==> flow/design.v <==
package cordic_pkg;
    localparam int XY_W = 16;
    localparam int ANGLE_W = 32;
    localparam int MAX_ITER = 32;  
    localparam logic signed [31:0] ANG_PI = 32'sh8000_0000;
    localparam logic signed [31:0] ANG_PI_2 = 32'sh4000_0000;
    localparam logic signed [15:0] KINV_Q15 = 16'sd19898;  
    localparam int KINV_SHIFT = 15;
    localparam real PI = 3.14159265358979323846;
    function automatic logic signed [MAX_ITER-1:0] atan_lut(input int unsigned idx);
        case (idx)
          0: atan_lut = 32'sh2000_0000;
          1: atan_lut = 32'sh12E4_051D;
          2: atan_lut = 32'sh09FB_385B;
          3: atan_lut = 32'sh0511_11D4;
          4: atan_lut = 32'sh028B_0D43;
          5: atan_lut = 32'sh0145_77E1;
          6: atan_lut = 32'sh00A2_EC1E;
          7: atan_lut = 32'sh0051_F155;
          8: atan_lut = 32'sh0028_F953;
          9: atan_lut = 32'sh0014_7E6E;
          10: atan_lut = 32'sh000A_7CC8;
          11: atan_lut = 32'sh0005_3E64;
          12: atan_lut = 32'sh0002_9F32;
          13: atan_lut = 32'sh0001_4F99;
          14: atan_lut = 32'sh0000_A7CC;
          15: atan_lut = 32'sh0000_53E6;
          default: atan_lut = 32'sd0;
        endcase
    endfunction
endpackage
module cordic_stage #(
    parameter int XYI = 19,
    parameter int ANGLE_W = 32,
    parameter int I = 0,
    parameter logic MODE = 1'b0  
)(
    input logic clk,
    input logic rst_n,
    input logic ce,
    input logic signed [XYI:0] x_in,
    input logic signed [XYI:0] y_in,
    input logic signed [ANGLE_W-1:0] z_in,
    output logic signed [XYI:0] x_out,
    output logic signed [XYI:0] y_out,
    output logic signed [ANGLE_W-1:0] z_out
);
    typedef enum logic {MODE_ROT = 1'b0, MODE_VEC = 1'b1} cordic_mode_e;
    logic signed [XYI:0] x_shr;
    logic signed [XYI:0] y_shr;
    logic signed [ANGLE_W-1:0] atan_i;
    logic dir;
    always_comb begin
        x_shr = x_in >>> I;
        y_shr = y_in >>> I;
        atan_i = $signed(cordic_pkg::atan_lut(I));
        dir = (MODE == MODE_ROT) ? z_in[ANGLE_W-1] : y_in[XYI];
    end
    always_ff @(posedge clk or negedge rst_n) begin
        if (!rst_n) begin
            x_out <= '0;
            y_out <= '0;
            z_out <= '0;
        end else if (ce) begin
            if (MODE == MODE_ROT) begin
                x_out <= dir ? (x_in + y_shr) : (x_in - y_shr);
                y_out <= dir ? (y_in - x_shr) : (y_in + x_shr);
                z_out <= dir ? (z_in + atan_i) : (z_in - atan_i);
            end else begin
                x_out <= dir ? (x_in - y_shr) : (x_in + y_shr);
                y_out <= dir ? (y_in + x_shr) : (y_in - x_shr);
                z_out <= dir ? (z_in - atan_i) : (z_in + atan_i);
            end
        end
      end
endmodule
module cordic_preproc #(
  parameter int XY_W = 16,
  parameter int XYI = 19,
  parameter int ANGLE_W = 32
)(
  input logic clk,
  input logic rst_n,
  input logic ce,
  input logic load,
  input logic signed [XY_W-1:0] x_in,
  input logic signed [XY_W-1:0] y_in,
  input logic [ANGLE_W-1:0] angle_in,
  output logic signed [XYI:0] x0,
  output logic signed [XYI:0] y0,
  output logic signed [ANGLE_W-1:0] z0
);
  logic signed [ANGLE_W-1:0] ang_s;
  logic [1:0] quadrant;
  logic signed [XYI:0] x_ext, y_ext;
  always_comb begin
    ang_s = $signed(angle_in);
    quadrant = ang_s[ANGLE_W-1 -: 2];
    x_ext = {{(XYI-XY_W+1){x_in[XY_W-1]}}, x_in};
    y_ext = {{(XYI-XY_W+1){y_in[XY_W-1]}}, y_in};
  end
  always_ff @(posedge clk or negedge rst_n) begin
    if (!rst_n) begin
      x0 <= '0;
      y0 <= '0;
      z0 <= '0;
    end else if (ce) begin
      if (load) begin
        unique case (quadrant)
          2'b00, 2'b11: begin
            x0 <= x_ext;
            y0 <= y_ext;
            z0 <= ang_s;
          end
          2'b01: begin
            x0 <= -y_ext;
            y0 <= x_ext;
            z0 <= ang_s - $signed(cordic_pkg::ANG_PI_2);
          end
          2'b10: begin
            x0 <= y_ext;
            y0 <= -x_ext;
            z0 <= ang_s + $signed(cordic_pkg::ANG_PI_2);
          end
        endcase
      end
    end
  end
endmodule
module cordic_rotator #(
    parameter int XY_W = 16,
    parameter int ANGLE_W = 32,
    parameter int ITER = 16,
    parameter int GUARD = 3,
    parameter int GAIN_COMP = 0
)(
    input logic clk,
    input logic rst_n,
    input logic in_valid,
    output logic in_ready,
    input logic signed [XY_W-1:0] x_start,
    input logic signed [XY_W-1:0] y_start,
    input logic signed [ANGLE_W-1:0] angle,
    output logic out_valid,
    input logic out_ready,
    output logic signed [XY_W-1:0] cosine,
    output logic signed [XY_W-1:0] sine
);
    logic stall;
    logic accept;
    assign stall = out_valid && !out_ready;
    assign in_ready = !stall;
    assign accept = in_valid && in_ready;
    logic [ITER:0] vld;
    always_ff @(posedge clk or negedge rst_n) begin
        if (!rst_n) begin
            vld <= '0;
        end else if (!stall) begin
            vld <= {vld[ITER-1:0], accept};
        end
    end
    assign out_valid = vld[ITER];
    localparam int XYI = XY_W + GUARD;
    logic signed [XYI:0] x0;
    logic signed [XYI:0] y0;
    logic signed [ANGLE_W-1:0] z0;
    cordic_preproc #(
        .XY_W(XY_W),
        .XYI(XYI),
        .ANGLE_W(ANGLE_W)
    ) u_preproc (
        .clk(clk),
        .rst_n(rst_n),
        .ce(!stall),
        .load(accept),
        .x_in(x_start),
        .y_in(y_start),
        .angle_in(angle),
        .x0(x0),
        .y0(y0),
        .z0(z0)
    );
    logic signed [XYI:0] x_pipe [0:ITER];
    logic signed [XYI:0] y_pipe [0:ITER];
    logic signed [ANGLE_W-1:0] z_pipe [0:ITER];
    assign x_pipe[0] = x0;
    assign y_pipe[0] = y0;
    assign z_pipe[0] = z0;
    genvar i;
    generate
        for (i = 0; i < ITER; i++) begin : STG
            cordic_stage #(
                .XYI(XYI),
                .ANGLE_W(ANGLE_W),
                .I(i),
                .MODE(1'b0) 
            ) u_stage (
                .clk(clk),
                .rst_n(rst_n),
                .ce(!stall),
                .x_in(x_pipe[i]),
                .y_in(y_pipe[i]),
                .z_in(z_pipe[i]),
                .x_out(x_pipe[i+1]),
                .y_out(y_pipe[i+1]),
                .z_out(z_pipe[i+1])
            );
         end
    endgenerate
    logic signed [XYI:0] cos_raw, sin_raw;
    assign cos_raw = x_pipe[ITER];
    assign sin_raw = y_pipe[ITER];
    localparam int MULT_W = (XYI+1) + 16;
    logic signed [MULT_W-1:0] cos_prod, sin_prod;
    logic signed [XYI:0] cos_sc, sin_sc;
    always_comb begin
        cos_prod = $signed(cos_raw) * $signed(cordic_pkg::KINV_Q15);
        sin_prod = $signed(sin_raw) * $signed(cordic_pkg::KINV_Q15);
        cos_sc = $signed(cos_prod >>> cordic_pkg::KINV_SHIFT);
        sin_sc = $signed(sin_prod >>> cordic_pkg::KINV_SHIFT);
    end
    logic signed [XYI:0] cos_sel, sin_sel;
    always_comb begin
      if (GAIN_COMP) begin
        cos_sel = cos_sc;
        sin_sel = sin_sc;
      end else begin
        cos_sel = cos_raw;
        sin_sel = sin_raw;
      end
    end
    assign cosine = cos_sel[XY_W-1:0];
    assign sine = sin_sel[XY_W-1:0];
endmodule
module cordic_rot_top (
    input logic clk,
    input logic rst_n,
    input logic in_valid,
    output logic in_ready,
    input logic signed [15:0] x_start,
    input logic signed [15:0] y_start,
    input logic signed [31:0] angle,
    output logic out_valid,
    input logic out_ready,
    output logic signed [15:0] cosine,
    output logic signed [15:0] sine
);
    cordic_rotator #(
        .XY_W(16),
        .ANGLE_W(32),
        .ITER(16),
        .GUARD(3),
        .GAIN_COMP(1)
    ) u_rot (
        .clk(clk),
        .rst_n(rst_n),
        .in_valid(in_valid),
        .in_ready(in_ready),
        .x_start(x_start),
        .y_start(y_start),
        .angle(angle),
        .out_valid(out_valid),
        .out_ready(out_ready),
        .cosine(cosine),
        .sine(sine)
    );
endmodule
--- tool output ---
======== Step by step through the tools: cordic_rot_top ========
Module cordic_rot_top before and after one edit of its RTL, step after step.
Lines under "before" count in the file above, lines under "after" in the edited file.
"difference": "after" minus "before" as printed here. "rel. change": 100 x difference / "before".
The mark n/a stands for no value.
inputs
  top module .............................. cordic_rot_top
  clock port .............................. clk
  cell library ............................ sky130hd
  corner .................................. tt_025C_1v80

======== Diff ========
The edit as a unified diff against the file above.
A script made this edit; it was not meant as an optimisation.
begin of diff
@@ -92,5 +92,5 @@
 );
   logic signed [ANGLE_W-1:0] ang_s;
-  logic [1:0] quadrant;
+  logic [2:0] quadrant;
   logic signed [XYI:0] x_ext, y_ext;
   always_comb begin
end of diff

======== Word level ========
Yosys after proc, flatten, opt, wreduce and memory -nomap, before mapping. Print and check cells are not counted. Equal cells are merged and count once.
storage and ports
  item                             before  after  difference  rel. change (%)
  bits in read-only memories       0       0      0           n/a
  output and inout port bits       34      34     0           0.00
  memories                         0       0      0           n/a
  bits in registers                1209    1209   0           0.00
  cells after elaboration          211     212    +1          +0.47
  bits in latches                  0       0      0           n/a
  clocked read ports x word width  0       0      0           n/a
  bits in writable memories        0       0      0           n/a
cells by class
  item                              before  after  difference  rel. change (%)
  magnitude comparators             0       0      0           n/a
  div/mod/pow operators             0       0      0           n/a
  reductions and logical operators  7       8      +1          +14.29
  eq/ne operators                   3       3      0           0.00
  shifts and indexed selects        0       0      0           n/a
  bitwise logic cells               1       1      0           0.00
  muxes and demuxes                 50      50     0           0.00
  $mul                              2       2      0           0.00
  $add $sub $neg                    97      97     0           0.00
operators with widths
  operator             before  after  difference  rel. change (%)
  zero test 2 bit      1       0      -1          -100.00
  AND reduction 2 bit  1       0      -1          -100.00
  zero test 3 bit      0       1      +1          n/a
  AND reduction 3 bit  0       1      +1          n/a
  nonzero test 3 bit   0       1      +1          n/a
Operator kinds equal on both sides are left out: 76.

======== Depth ========
Longest topological path by Yosys (ltp), each cell counted once; first at word level (registers and memories cut), then after technology mapping (sequential cells cut; the memories' decode and read muxes count).
logic depth
  item                           before  after  difference  rel. change (%)
  depth after elaboration        5       5      0           0.00
  ABC_AREA                       0       0      n/a         n/a
  gate-level depth with buffers  23      23     0           0.00

======== Mapped cells and area ========
The flow's flattened synthesis, as Yosys stat reports it; memories are mapped. The netlist is that of the ABC_AREA named above (0 if unset); the other value can give another one.
cells by type
  cell type                  before  after  difference  rel. change (%)
  sky130_fd_sc_hd__o21ai_0   911     828    -83         -9.11
  sky130_fd_sc_hd__nand2_1   1311    1231   -80         -6.10
  sky130_fd_sc_hd__nor2_1    1210    1281   +71         +5.87
  sky130_fd_sc_hd__a21oi_1   1421    1481   +60         +4.22
  sky130_fd_sc_hd__a21o_1    336     382    +46         +13.69
  sky130_fd_sc_hd__nand3_1   165     125    -40         -24.24
  sky130_fd_sc_hd__mux2_2    41      79     +38         +92.68
  sky130_fd_sc_hd__xor2_1    509     543    +34         +6.68
  sky130_fd_sc_hd__xnor2_1   709     685    -24         -3.39
  sky130_fd_sc_hd__nand2b_1  176     154    -22         -12.50
  sky130_fd_sc_hd__or4_1     43      21     -22         -51.16
  sky130_fd_sc_hd__o21ai_1   6       27     +21         +350.00
  sky130_fd_sc_hd__a211o_1   33      16     -17         -51.52
  sky130_fd_sc_hd__or2_2     33      17     -16         -48.48
  sky130_fd_sc_hd__o31ai_1   118     104    -14         -11.86
  sky130_fd_sc_hd__o211ai_1  56      43     -13         -23.21
  sky130_fd_sc_hd__nor3_1    303     291    -12         -3.96
  sky130_fd_sc_hd__o41a_1    10      22     +12         +120.00
Cell types equal on both sides are left out: 14.
Not every row of either side is listed.
mapped netlist
  item                              before    after     difference  rel. change (%)
  cell count                        12675     12596     -79         -0.62
  mapped flip-flops                 1175      1175      0           0.00
  buffer cells                      371       385       +14         +3.77
  cell area after synthesis (um^2)  106246.9  106133.0  -113.9      -0.11
  sequential area (um^2)            29403.2   29403.2   0.0         0.00
By module: a second synthesis without flattening, with its own total; a netlist apart from the flattened one above.
unflattened totals
  item                                     before    after     difference  rel. change (%)
  cell total of the unflattened synthesis  13904     13931     +27         +0.19
  area (unflattened synthesis) (um^2)      122764.0  123088.1  +324.1      +0.26
Each row is one instance without its submodules.
by module, before
  module          area (um^2)  cells  instances
  cordic_rotator  11464.7      1154   1
  cordic_stage    7128.1       837    1
  cordic_stage    7084.3       827    1
  cordic_stage    7045.5       809    1
  cordic_stage    7006.7       809    1
  cordic_stage    6934.2       810    1
  cordic_stage    6874.1       827    1
  cordic_stage    6804.0       790    1
  cordic_stage    6780.3       770    1
  cordic_stage    6761.5       783    1
  cordic_stage    6723.9       744    1
  cordic_stage    6691.4       784    1
  cordic_stage    6607.6       749    1
  cordic_stage    6471.2       713    1
before: Further modules, not shown: 5.
by module, after
  module          area (um^2)  cells  instances
  cordic_rotator  11431.0      1150   1
  cordic_stage    7128.1       837    1
  cordic_stage    7084.3       827    1
  cordic_stage    7045.5       809    1
  cordic_stage    7006.7       809    1
  cordic_stage    6896.6       803    1
  cordic_stage    6874.1       827    1
  cordic_stage    6835.3       760    1
  cordic_stage    6820.3       760    1
  cordic_stage    6807.8       776    1
  cordic_stage    6780.3       770    1
  cordic_stage    6691.4       784    1
  cordic_stage    6607.6       749    1
  cordic_stage    6588.8       751    1
after: Further modules, not shown: 5.

======== Timing after synthesis ========
Path of least setup slack by OpenSTA after synthesis, without wires, with an ideal clock, recovery checks aside; 20% of the period is set as input and as output delay. Where synthesis merged equal registers, the netlist keeps one of their names.
path post-synthesis
  item                           before                              after                               difference  rel. change (%)
  path kind                      reg-to-output                       reg-to-output                       n/a         n/a
  start                          reg u_rot.STG[15].u_stage.x_out[5]  reg u_rot.STG[15].u_stage.x_out[5]  n/a         n/a
  end                            out cosine[15]                      out cosine[15]                      n/a         n/a
  time at the first pin (ns)     0.000                               0.000                               0.000       n/a
  delay of the path (ns)         5.810                               5.942                               +0.132      +2.27
  driving pins on the path       24                                  24                                  0           0.00
  setup slack (ns)               0.990                               0.858                               -0.132      n/a
  buffers on the path            0                                   0                                   0           n/a
  external output delay (ns)     1.700                               1.700                               0.000       0.00
  clock period (ns)              8.5                                 8.5                                 0.0         0.00
  arrival time (ns)              5.810                               5.942                               +0.132      +2.27
  synthesis period reached (ns)  7.51                                7.642                               +0.132      +1.76
"delay of the path" is the arrival time less input delay plus setup time.
At an output port there is no setup time.
"driving pins on the path" counts driving pins, that of a launching flip-flop among them; a cell with two outputs on the path counts twice.
"synthesis period reached" is the clock period less the worst setup slack; recovery checks do not enter. This is arithmetic on one report: input and output delays are still those of the set period (20% each).
Between the ends stands the longest chain of elaborated cells between them, by number of cells; it is not shown to be the way that was timed. Of several equally long chains one is given.
A line is the first line of the expression or statement that the cell stems from. Yosys adds cells for indexed reads and writes and turns some case tables into memories.
A register here has more assigning lines than the two given.
between the ends, post-synthesis, before
  path through ............................ sky130_fd_sc_hd__dfrtp_1 -> sky130_fd_sc_hd__ha_1 -> sky130_fd_sc_hd__xor2_1 -> sky130_fd_sc_hd__ha_1 -> sky130_fd_sc_hd__a21oi_1 -> sky130_fd_sc_hd__fa_1 -> sky130_fd_sc_hd__fa_1 -> sky130_fd_sc_hd__inv_1 -> sky130_fd_sc_hd__fa_1 -> sky130_fd_sc_hd__inv_1 -> sky130_fd_sc_hd__fa_1 -> sky130_fd_sc_hd__inv_1 -> sky130_fd_sc_hd__ha_1 -> sky130_fd_sc_hd__a21o_1 -> sky130_fd_sc_hd__a21o_1 -> sky130_fd_sc_hd__a21oi_1 -> sky130_fd_sc_hd__o21ai_0 -> sky130_fd_sc_hd__inv_1 -> sky130_fd_sc_hd__a21oi_1 -> sky130_fd_sc_hd__o41ai_1 -> sky130_fd_sc_hd__o211ai_1 -> sky130_fd_sc_hd__o41ai_1 -> sky130_fd_sc_hd__o21ba_2 -> sky130_fd_sc_hd__xnor2_1
  length of the longest elaborated chain .. 1
ends and longest elaborated chain, post-synthesis, before
  item                          line  text
  from (decl)                   44    output logic signed [XYI:0] x_out,
  from (assign)                 66    x_out <= dir ? (x_in + y_shr) : (x_in - y_shr);
  from (assign)                 70    x_out <= dir ? (x_in - y_shr) : (x_in + y_shr);
  multiplier 20 x 15 -> 30 bit  217   cos_prod = $signed(cos_raw) * $signed(cordic_pkg::KINV_Q15);
  to (decl)                     245   output logic signed [15:0] cosine,
between the ends, post-synthesis, after
  path through ............................ sky130_fd_sc_hd__dfrtp_1 -> sky130_fd_sc_hd__ha_1 -> sky130_fd_sc_hd__xor2_1 -> sky130_fd_sc_hd__ha_1 -> sky130_fd_sc_hd__a21oi_1 -> sky130_fd_sc_hd__fa_1 -> sky130_fd_sc_hd__fa_1 -> sky130_fd_sc_hd__inv_1 -> sky130_fd_sc_hd__fa_1 -> sky130_fd_sc_hd__inv_1 -> sky130_fd_sc_hd__fa_1 -> sky130_fd_sc_hd__inv_1 -> sky130_fd_sc_hd__ha_1 -> sky130_fd_sc_hd__a21o_1 -> sky130_fd_sc_hd__a21o_1 -> sky130_fd_sc_hd__a22oi_1 -> sky130_fd_sc_hd__o211ai_1 -> sky130_fd_sc_hd__a31oi_1 -> sky130_fd_sc_hd__o211ai_1 -> sky130_fd_sc_hd__a32o_1 -> sky130_fd_sc_hd__or4_1 -> sky130_fd_sc_hd__a31o_2 -> sky130_fd_sc_hd__a21oi_2 -> sky130_fd_sc_hd__xnor2_1
  length of the longest elaborated chain .. 1
ends and longest elaborated chain, post-synthesis, after
  item                          line  text
  from (decl)                   44    output logic signed [XYI:0] x_out,
  from (assign)                 66    x_out <= dir ? (x_in + y_shr) : (x_in - y_shr);
  from (assign)                 70    x_out <= dir ? (x_in - y_shr) : (x_in + y_shr);
  multiplier 20 x 15 -> 30 bit  217   cos_prod = $signed(cos_raw) * $signed(cordic_pkg::KINV_Q15);
  to (decl)                     245   output logic signed [15:0] cosine,

======== Path in the finished layout ========
Path of least setup slack in the final report of each run of pair 1 (OpenROAD, finished layout, wires in). Where an end is a register, its clock arrival counts in the times.
path post-layout
  item                        before                              after                               difference  rel. change (%)
  path kind                   reg-to-output                       reg-to-output                       n/a         n/a
  start                       reg u_rot.STG[15].u_stage.x_out[9]  reg u_rot.STG[15].u_stage.x_out[7]  n/a         n/a
  end                         out cosine[15]                      out cosine[15]                      n/a         n/a
  driving pins on the path    28                                  27                                  -1          -3.57
  buffers on the path         5                                   3                                   -2          -40.00
  external output delay (ns)  1.70                                1.70                                0.00        0.00
  setup slack (ns)            0.14                                -0.06                               -0.20       n/a
  clock period (ns)           8.5                                 8.5                                 0.0         0.00
  arrival time (ns)           6.66                                6.86                                +0.20       +3.00
  time at the first pin (ns)  0.80                                0.78                                -0.02       -2.50
Between the ends stands the longest chain of elaborated cells between them, by number of cells; it is not shown to be the way that was timed. Of several equally long chains one is given.
A register here has more assigning lines than the two given.
between the ends, post-layout, before
  path through ............................ sky130_fd_sc_hd__dfrtp_2 -> sky130_fd_sc_hd__buf_6 -> sky130_fd_sc_hd__ha_4 -> sky130_fd_sc_hd__xor2_2 -> sky130_fd_sc_hd__ha_2 -> sky130_fd_sc_hd__a21o_1 -> sky130_fd_sc_hd__fa_1 -> sky130_fd_sc_hd__fa_2 -> sky130_fd_sc_hd__fa_1 -> sky130_fd_sc_hd__inv_1 -> sky130_fd_sc_hd__fa_1 -> sky130_fd_sc_hd__inv_2 -> sky130_fd_sc_hd__ha_4 -> sky130_fd_sc_hd__a21o_1 -> sky130_fd_sc_hd__a21o_1 -> sky130_fd_sc_hd__a21oi_2 -> sky130_fd_sc_hd__o21ai_2 -> sky130_fd_sc_hd__inv_2 -> sky130_fd_sc_hd__a21oi_4 -> sky130_fd_sc_hd__o41ai_2 -> sky130_fd_sc_hd__buf_4 -> sky130_fd_sc_hd__o211ai_1 -> sky130_fd_sc_hd__buf_4 -> sky130_fd_sc_hd__o41ai_4 -> sky130_fd_sc_hd__buf_4 -> sky130_fd_sc_hd__o21ba_4 -> sky130_fd_sc_hd__xnor2_2 -> sky130_fd_sc_hd__buf_2
  length of the longest elaborated chain .. 1
ends and longest elaborated chain, post-layout, before
  item                          line  text
  from (decl)                   44    output logic signed [XYI:0] x_out,
  from (assign)                 66    x_out <= dir ? (x_in + y_shr) : (x_in - y_shr);
  from (assign)                 70    x_out <= dir ? (x_in - y_shr) : (x_in + y_shr);
  multiplier 20 x 15 -> 30 bit  217   cos_prod = $signed(cos_raw) * $signed(cordic_pkg::KINV_Q15);
  to (decl)                     245   output logic signed [15:0] cosine,
between the ends, post-layout, after
  path through ............................ sky130_fd_sc_hd__dfrtp_1 -> sky130_fd_sc_hd__buf_6 -> sky130_fd_sc_hd__ha_4 -> sky130_fd_sc_hd__xor2_1 -> sky130_fd_sc_hd__ha_1 -> sky130_fd_sc_hd__inv_2 -> sky130_fd_sc_hd__fa_1 -> sky130_fd_sc_hd__fa_1 -> sky130_fd_sc_hd__inv_1 -> sky130_fd_sc_hd__fa_1 -> sky130_fd_sc_hd__inv_2 -> sky130_fd_sc_hd__fa_1 -> sky130_fd_sc_hd__inv_2 -> sky130_fd_sc_hd__ha_4 -> sky130_fd_sc_hd__a21o_1 -> sky130_fd_sc_hd__a21o_1 -> sky130_fd_sc_hd__a22oi_2 -> sky130_fd_sc_hd__o211ai_1 -> sky130_fd_sc_hd__a31oi_1 -> sky130_fd_sc_hd__buf_4 -> sky130_fd_sc_hd__o211ai_1 -> sky130_fd_sc_hd__a32o_2 -> sky130_fd_sc_hd__or4_4 -> sky130_fd_sc_hd__a31o_4 -> sky130_fd_sc_hd__a21oi_2 -> sky130_fd_sc_hd__xnor2_1 -> sky130_fd_sc_hd__buf_2
  length of the longest elaborated chain .. 1
ends and longest elaborated chain, post-layout, after
  item                          line  text
  from (decl)                   44    output logic signed [XYI:0] x_out,
  from (assign)                 66    x_out <= dir ? (x_in + y_shr) : (x_in - y_shr);
  from (assign)                 70    x_out <= dir ? (x_in - y_shr) : (x_in + y_shr);
  multiplier 20 x 15 -> 30 bit  217   cos_prod = $signed(cos_raw) * $signed(cordic_pkg::KINV_Q15);
  to (decl)                     245   output logic signed [15:0] cosine,

======== Flow runs ========
Runs of the flow (Yosys, OpenROAD) on both versions; the two runs of a pair have the same settings. The constraints put input and output delay at 20% of the set period each and load the outputs with 0.01 pF.
flow settings, pair 1
  period_ns ............................... 8.5
  CAP_MARGIN .............................. 20
  CORE_MARGIN ............................. 2
  CORE_UTILIZATION ........................ 40
  SLEW_MARGIN ............................. 20
measured results, pair 1
  item                                           before    after     difference  rel. change (%)
  worst setup slack after layout (ns)            0.136     -0.056    -0.192      n/a
  lowest hold slack (ns)                         0.466     0.454     -0.012      n/a
  area of the die (um^2)                         269756.0  269470.0  -286.0      -0.11
  post-route setup TNS (ns)                      0.000     -0.099    -0.099      n/a
  standard-cell area of the final layout (um^2)  116992.0  117003.0  +11.0       +0.01
  area of the synthesized netlist (um^2)         106246.9  106133.0  -113.9      -0.11
flow settings, pair 2
  ABC_AREA ................................ 0
  CAP_MARGIN .............................. 15
  CELL_PAD_IN_SITES_DETAIL_PLACEMENT ...... 0
  CORE_ASPECT_RATIO ....................... 1.46
  CORE_MARGIN ............................. 8
  CORE_UTILIZATION ........................ 35
  CTS_CLUSTER_DIAMETER .................... 196
  MIN_ROUTING_LAYER ....................... met1
  PLACE_DENSITY_LB_ADDON .................. 0.18
  SETUP_SLACK_MARGIN ...................... 2.89
  SLEW_MARGIN ............................. 40
  period_ns ............................... 11.6
measured results, pair 2
  item                                           before    after     difference  rel. change (%)
  worst setup slack after layout (ns)            2.695     2.347     -0.348      n/a
  lowest hold slack (ns)                         0.465     0.463     -0.002      n/a
  area of the die (um^2)                         321763.0  321428.0  -335.0      -0.10
  post-route setup TNS (ns)                      0.000     0.000     0.000       n/a
  standard-cell area of the final layout (um^2)  117948.0  117668.0  -280.0      -0.24
  area of the synthesized netlist (um^2)         106246.9  106133.0  -113.9      -0.11
--- end ---
